==> flow/design.v <==
module CS(clk, reset, X, Y);
	input clk, reset; 
	input [7:0] X;
	output [9:0] Y;
	reg [9:0] X1,X2, X3, X4, X5, X6, X7, X8, X9;
	wire[9:0] avg_w;
	reg [9:0] avg;
	reg [9:0] appr;
	wire[9:0] Y_keep_w;
	reg [9:0] Y;
	reg [12:0] avg_dividend;
	reg [12:0] Y_dividend;
	reg [12:0] total_num;
	reg [9:0] least;
	wire [12:0] avg_dis = 13'd9;
	wire [12:0] Y_dis = 13'd8;
	always @(negedge clk) begin
		if(reset) begin
			X1 <= 0; X2 <= 0; X3 <= 0; X4 <= 0; X5 <= 0; X6 <= 0; X7 <= 0; X8 <= 0; X9 <= 0;
			avg_dividend <= 0;
			total_num <= 0;
		end  
		else begin 
			if (total_num < 9)
				total_num <= total_num + 1;
			X1 <= X2;
			X2 <= X3;
			X3 <= X4;
			X4 <= X5;
			X5 <= X6;
			X6 <= X7;
			X7 <= X8;
			X8 <= X9;
			X9 <= X;
			avg_dividend <= X2+X3+X4+X5+X6+X7+X8+X9+X; 	
		end  
	end  
	calc c1(avg_dividend, avg_dis, avg_w);
	always @(*) begin
		avg = avg_w;
		appr = X1;
		least = 1000;
		if( (avg >= X1) && (avg - X1) < least) begin
			appr = X1;
			least = avg - X1;
		end
		if(avg >= X2 && (avg - X2) < least) begin
			appr = X2;
			least = avg - X2;
		end
		if(avg >= X3 && (avg - X3) < least) begin
			appr = X3;
			least = avg - X3;
		end
		if(avg >= X4 && (avg - X4) < least) begin
			appr = X4;
			least = avg - X4;
		end
		if(avg >= X5 && (avg - X5) < least) begin
			appr = X5;
			least = avg - X5;
		end
		if(avg >= X6 && (avg - X6) < least) begin
			appr = X6;
			least = avg - X6;
		end
		if(avg >= X7 && (avg - X7) < least) begin
			appr = X7;
			least = avg - X7;
		end
		if(avg >= X8 && (avg - X8) < least) begin
			appr = X8;
			least = avg - X8;
		end
		if(avg >= X9 && (avg - X9) < least) begin
			appr = X9;
			least = avg - X9;
		end
		Y_dividend = avg_dividend + avg_dis*appr;
	end  
	calc c2(Y_dividend, Y_dis, Y_keep_w);	
	always @(posedge clk) begin
		if (total_num >= 9)
			Y <= Y_keep_w;
	end 
endmodule
module  calc
    #(parameter width=13)   
	(dividend, divisor, merchant);
	input [width-1:0]       dividend;   
	input [width-1:0]       divisor;   
	output [width-1:0]      merchant;   
	reg [width-1:0]     	temp_dividend;  
	reg [width-1:0]      	temp_divisor;  
	reg [2*width-1:0]    	temp_did;
	reg [2*width-1:0]   	temp_dis;
	reg [width-1:0]      	merchant;   
	reg [width-1:0]      	remainder;   
	integer 		i;
    always @(*) begin
		temp_dividend = dividend;
		temp_divisor = divisor;	
	end
    always @(*) begin
		temp_did = {{width{1'b0}}, temp_dividend};
		temp_dis = {temp_divisor, {width{1'b0}}};
		for(i = 0; i < width; i = i +1) begin
			temp_did = temp_did << 1;
			if(temp_did >= temp_dis) 
				temp_did = temp_did - temp_dis + 1'b1;
			else 
				temp_did = temp_did;
		end  
		merchant = temp_did[width-1:0];
		remainder = temp_did[width*2-1: width];
	end  
endmodule
## Reports on CS

Tool output for the design above, in the order of the flow.
Lines are those of the file above, counted from 1.
Cell names lack the library's common part.
The mark - stands for no value.

| inputs | value |
|---|---|
| top module | CS |
| clock | clk |
| standard-cell library | sky130hd |
| corner | tt_025C_1v80 |

## After elaboration

Counts by Yosys on the flattened word-level netlist (proc, flatten, opt, wreduce; memories kept). Register bits leave out memories and registers merged into their read ports (data or address). Print and check cells are left out. Cells with the same type and inputs are merged into one.

| bit counts | value |
|---|---|
| flip-flop bits (word level) | 126 |
| input port bits | 10 |

| operators by class | value |
|---|---|
| add/sub/neg operators | 71 |
| $mul | 1 |
| mux-type cells | 42 |
| magnitude comparators | 46 |
| reduce/logical cells | 9 |

Operators by type and width:

| kind | count |
|---|---|
| 26-bit by 17-bit >= comparator with 1-bit output (second input constant) | 24 |
| 25-bit by 1-bit adder with 25-bit output (second input constant) | 24 |
| 25-bit 2-to-1 mux | 24 |
| 25-bit by 17-bit subtractor with 25-bit output (second input constant) | 22 |
| 10-bit 2-to-1 mux | 18 |
| 10-bit subtractor | 9 |
| 10-bit >= comparator | 9 |
| 10-bit < comparator | 8 |
| 13-bit by 10-bit adder with 13-bit output | 4 |
| 4-bit by 10-bit multiplier with 13-bit output (first input constant) | 1 |
| 14-bit by 17-bit subtractor with 18-bit output (second input constant) | 2 |
| 14-bit by 17-bit >= comparator with 1-bit output (second input constant) | 2 |
| 10-bit by 1-bit adder with 10-bit output (second input constant) | 2 |
| 10-bit by 1-bit subtractor with 10-bit output (second input constant) | 2 |
| 12-bit by 10-bit adder with 13-bit output | 1 |
| 13-bit by 1-bit adder with 13-bit output (second input constant) | 1 |
| 13-bit adder | 1 |
| 13-bit by 4-bit >= comparator with 1-bit output (second input constant) | 1 |
| 13-bit by 4-bit < comparator with 1-bit output (second input constant) | 1 |
| 13-bit by 8-bit adder with 13-bit output | 1 |
| 11-bit by 10-bit adder with 12-bit output | 1 |
| 10-bit by 10-bit adder with 11-bit output | 1 |
| 10-bit < comparator (second input constant) | 1 |
| 1-bit logical AND | 9 |

## Depth

Yosys ltp: most cells in a row. Word level: on the elaborated netlist, between registers, memories and ports. Mapped: between sequential cells and ports; inverters and the memories' decode and read muxes count.

| logic depth | value |
|---|---|
| depth in word-level cells | 108 |
| ABC_AREA | 0 |
| mapped depth | 187 |
| mapped depth without buffers | 171 |

## Synthesis result

The flow's flattened synthesis, as Yosys stat reports it; memories are mapped. The netlist is that of the ABC_AREA named above (0 if unset); the other value can give another one.

Cells by type:

| cell | count |
|---|---|
| ha_1 | 192 |
| dfxtp_1 | 97 |
| fa_1 | 69 |
| nor2_1 | 197 |
| inv_1 | 178 |
| a21oi_1 | 126 |
| a21o_1 | 75 |
| xnor2_1 | 61 |
| mux2i_1 | 53 |
| o21ai_0 | 103 |
| nand2_1 | 114 |
| nor2b_1 | 66 |
| xor2_1 | 41 |
| edfxtp_1 | 10 |
| nand2b_1 | 36 |
| o211ai_1 | 29 |
| nand4_1 | 30 |
| nor3_1 | 37 |

Other cell types: 94; their cells: 473.

| mapped netlist | value |
|---|---|
| synthesis area | 15881.5 um^2 |
| flip-flops | 107 |
| sequential part of the area | 2242.2 um^2 |
| buffer cells | 48 |
| mapped cells | 1987 |

By module: a second synthesis without flattening, with its own total; a netlist apart from the flattened one above.

| unflattened totals | value |
|---|---|
| cells (unflattened synthesis) | 7698 |
| area (unflattened synthesis) | 57450.1 um^2 |

Each row is one instance without its submodules.

By module:

| module | area (um^2) | cells | instances |
|---|---|---|---|
| calc | 22668.0 | 3122 | 2 |
| CS | 12114.1 | 1454 | 1 |

Appendix: measured runs

Flow measurements of CS on sky130hd: 4 stored runs with different settings, listed in no order. Input and output delays are each 20% of the period that was set; the output load is 0.01 pF.

## Record 1

==> flow/run.sh <==
#!/bin/bash
# the make line also repeats the synthesis and layout settings of config.mk as NAME=value (left out here)
make -C /OpenROAD-flow-scripts/flow DESIGN_CONFIG=/design/flow/config.mk WORK_HOME=/design/flow/orfs CLKGATE_MAP_FILE= finish
==> flow/config.mk <==
export PLATFORM = sky130hd
export DESIGN_NAME = CS
export DESIGN_NICKNAME = CS
export VERILOG_FILES = /design/flow/design.v
export SDC_FILE = /design/flow/constraint.sdc
export NUM_CORES = 4
export LEC_CHECK = 0
export CAP_MARGIN = 25
export CELL_PAD_IN_SITES_DETAIL_PLACEMENT = 1
export CELL_PAD_IN_SITES_GLOBAL_PLACEMENT = 2
export CORE_ASPECT_RATIO = 0.99
export CORE_MARGIN = 4
export CORE_UTILIZATION = 29
export CTS_CLUSTER_DIAMETER = 57
export CTS_CLUSTER_SIZE = 33
export MIN_ROUTING_LAYER = met2
export PLACE_DENSITY = 0.93
export SETUP_SLACK_MARGIN = 5.0
export SLEW_MARGIN = 20
export TNS_END_PERCENT = 95
==> flow/constraint.sdc <==
create_clock -name core_clock -period 73.5 [get_ports {clk}]
set_input_delay 14.7000 -clock core_clock [delete_from_list [all_inputs] [get_ports {clk}]]
set_output_delay 14.7000 -clock core_clock [all_outputs]
set_load 0.01 [all_outputs]

| result of record 1 | value |
|---|---|
| final utilization | 38.5 % |
| setup slack of the worst path | 4292 ps |
| total die area | 58572.3 um^2 |
| worst hold slack in the final report | 463 ps |
| area of the standard cells in the finished layout | 20908.8 um^2 |
| summed negative setup slack | 0 ps |
| Yosys chip area after synthesis | 15881.5 um^2 |

## Record 2

==> flow/run.sh <==
#!/bin/bash
# the make line also repeats the synthesis and layout settings of config.mk as NAME=value (left out here)
make -C /OpenROAD-flow-scripts/flow DESIGN_CONFIG=/design/flow/config.mk WORK_HOME=/design/flow/orfs CLKGATE_MAP_FILE= finish
==> flow/config.mk <==
export PLATFORM = sky130hd
export DESIGN_NAME = CS
export DESIGN_NICKNAME = CS
export VERILOG_FILES = /design/flow/design.v
export SDC_FILE = /design/flow/constraint.sdc
export NUM_CORES = 4
export LEC_CHECK = 0
export CAP_MARGIN = 20
export CELL_PAD_IN_SITES_GLOBAL_PLACEMENT = 0
export CORE_MARGIN = 5
export CORE_UTILIZATION = 34
export CTS_CLUSTER_SIZE = 66
export GPL_ROUTABILITY_DRIVEN = 0
export MAX_ROUTING_LAYER = met4
export PLACE_DENSITY_LB_ADDON = 0.04
export SETUP_SLACK_MARGIN = 5.0
export SLEW_MARGIN = 20
export TNS_END_PERCENT = 60
==> flow/constraint.sdc <==
create_clock -name core_clock -period 63.8 [get_ports {clk}]
set_input_delay 12.7600 -clock core_clock [delete_from_list [all_inputs] [get_ports {clk}]]
set_output_delay 12.7600 -clock core_clock [all_outputs]
set_load 0.01 [all_outputs]

| result of record 2 | value |
|---|---|
| final utilization | 46.5 % |
| setup slack of the worst path | 1418 ps |
| total die area | 51132.5 um^2 |
| worst hold slack in the final report | 458 ps |
| area of the standard cells in the finished layout | 21549.4 um^2 |
| summed negative setup slack | 0 ps |
| Yosys chip area after synthesis | 15881.5 um^2 |

## Record 3

==> flow/run.sh <==
#!/bin/bash
# the make line also repeats the synthesis and layout settings of config.mk as NAME=value (left out here)
make -C /OpenROAD-flow-scripts/flow DESIGN_CONFIG=/design/flow/config.mk WORK_HOME=/design/flow/orfs CLKGATE_MAP_FILE= finish
==> flow/config.mk <==
export PLATFORM = sky130hd
export DESIGN_NAME = CS
export DESIGN_NICKNAME = CS
export VERILOG_FILES = /design/flow/design.v
export SDC_FILE = /design/flow/constraint.sdc
export NUM_CORES = 4
export LEC_CHECK = 0
export CAP_MARGIN = 0
export CELL_PAD_IN_SITES_GLOBAL_PLACEMENT = 2
export CORE_ASPECT_RATIO = 1.4
export CORE_MARGIN = 2
export CORE_UTILIZATION = 37
export CTS_CLUSTER_DIAMETER = 57
export CTS_CLUSTER_SIZE = 33
export MIN_ROUTING_LAYER = met2
export PLACE_DENSITY = 0.93
export SETUP_SLACK_MARGIN = 5.0
export SLEW_MARGIN = 20
==> flow/constraint.sdc <==
create_clock -name core_clock -period 73.5 [get_ports {clk}]
set_input_delay 14.7000 -clock core_clock [delete_from_list [all_inputs] [get_ports {clk}]]
set_output_delay 14.7000 -clock core_clock [all_outputs]
set_load 0.01 [all_outputs]

| result of record 3 | value |
|---|---|
| final utilization | 49.3 % |
| setup slack of the worst path | 4666 ps |
| total die area | 44618.8 um^2 |
| worst hold slack in the final report | 458 ps |
| area of the standard cells in the finished layout | 20793.7 um^2 |
| summed negative setup slack | 0 ps |
| Yosys chip area after synthesis | 15881.5 um^2 |

## Record 4

==> flow/run.sh <==
#!/bin/bash
# the make line also repeats the synthesis and layout settings of config.mk as NAME=value (left out here)
make -C /OpenROAD-flow-scripts/flow DESIGN_CONFIG=/design/flow/config.mk WORK_HOME=/design/flow/orfs CLKGATE_MAP_FILE= finish
==> flow/config.mk <==
export PLATFORM = sky130hd
export DESIGN_NAME = CS
export DESIGN_NICKNAME = CS
export VERILOG_FILES = /design/flow/design.v
export SDC_FILE = /design/flow/constraint.sdc
export NUM_CORES = 4
export LEC_CHECK = 0
export CAP_MARGIN = 0
export CELL_PAD_IN_SITES_GLOBAL_PLACEMENT = 2
export CORE_ASPECT_RATIO = 1.4
export CORE_MARGIN = 2
export CORE_UTILIZATION = 37
export CTS_CLUSTER_DIAMETER = 57
export SETUP_SLACK_MARGIN = 5.0
export SLEW_MARGIN = 20
==> flow/constraint.sdc <==
create_clock -name core_clock -period 73.5 [get_ports {clk}]
set_input_delay 14.7000 -clock core_clock [delete_from_list [all_inputs] [get_ports {clk}]]
set_output_delay 14.7000 -clock core_clock [all_outputs]
set_load 0.01 [all_outputs]

| result of record 4 | value |
|---|---|
| final utilization | 49.0 % |
| setup slack of the worst path | 5392 ps |
| total die area | 44618.8 um^2 |
| worst hold slack in the final report | 457 ps |
| area of the standard cells in the finished layout | 20667.3 um^2 |
| summed negative setup slack | 0 ps |
| Yosys chip area after synthesis | 15881.5 um^2 |
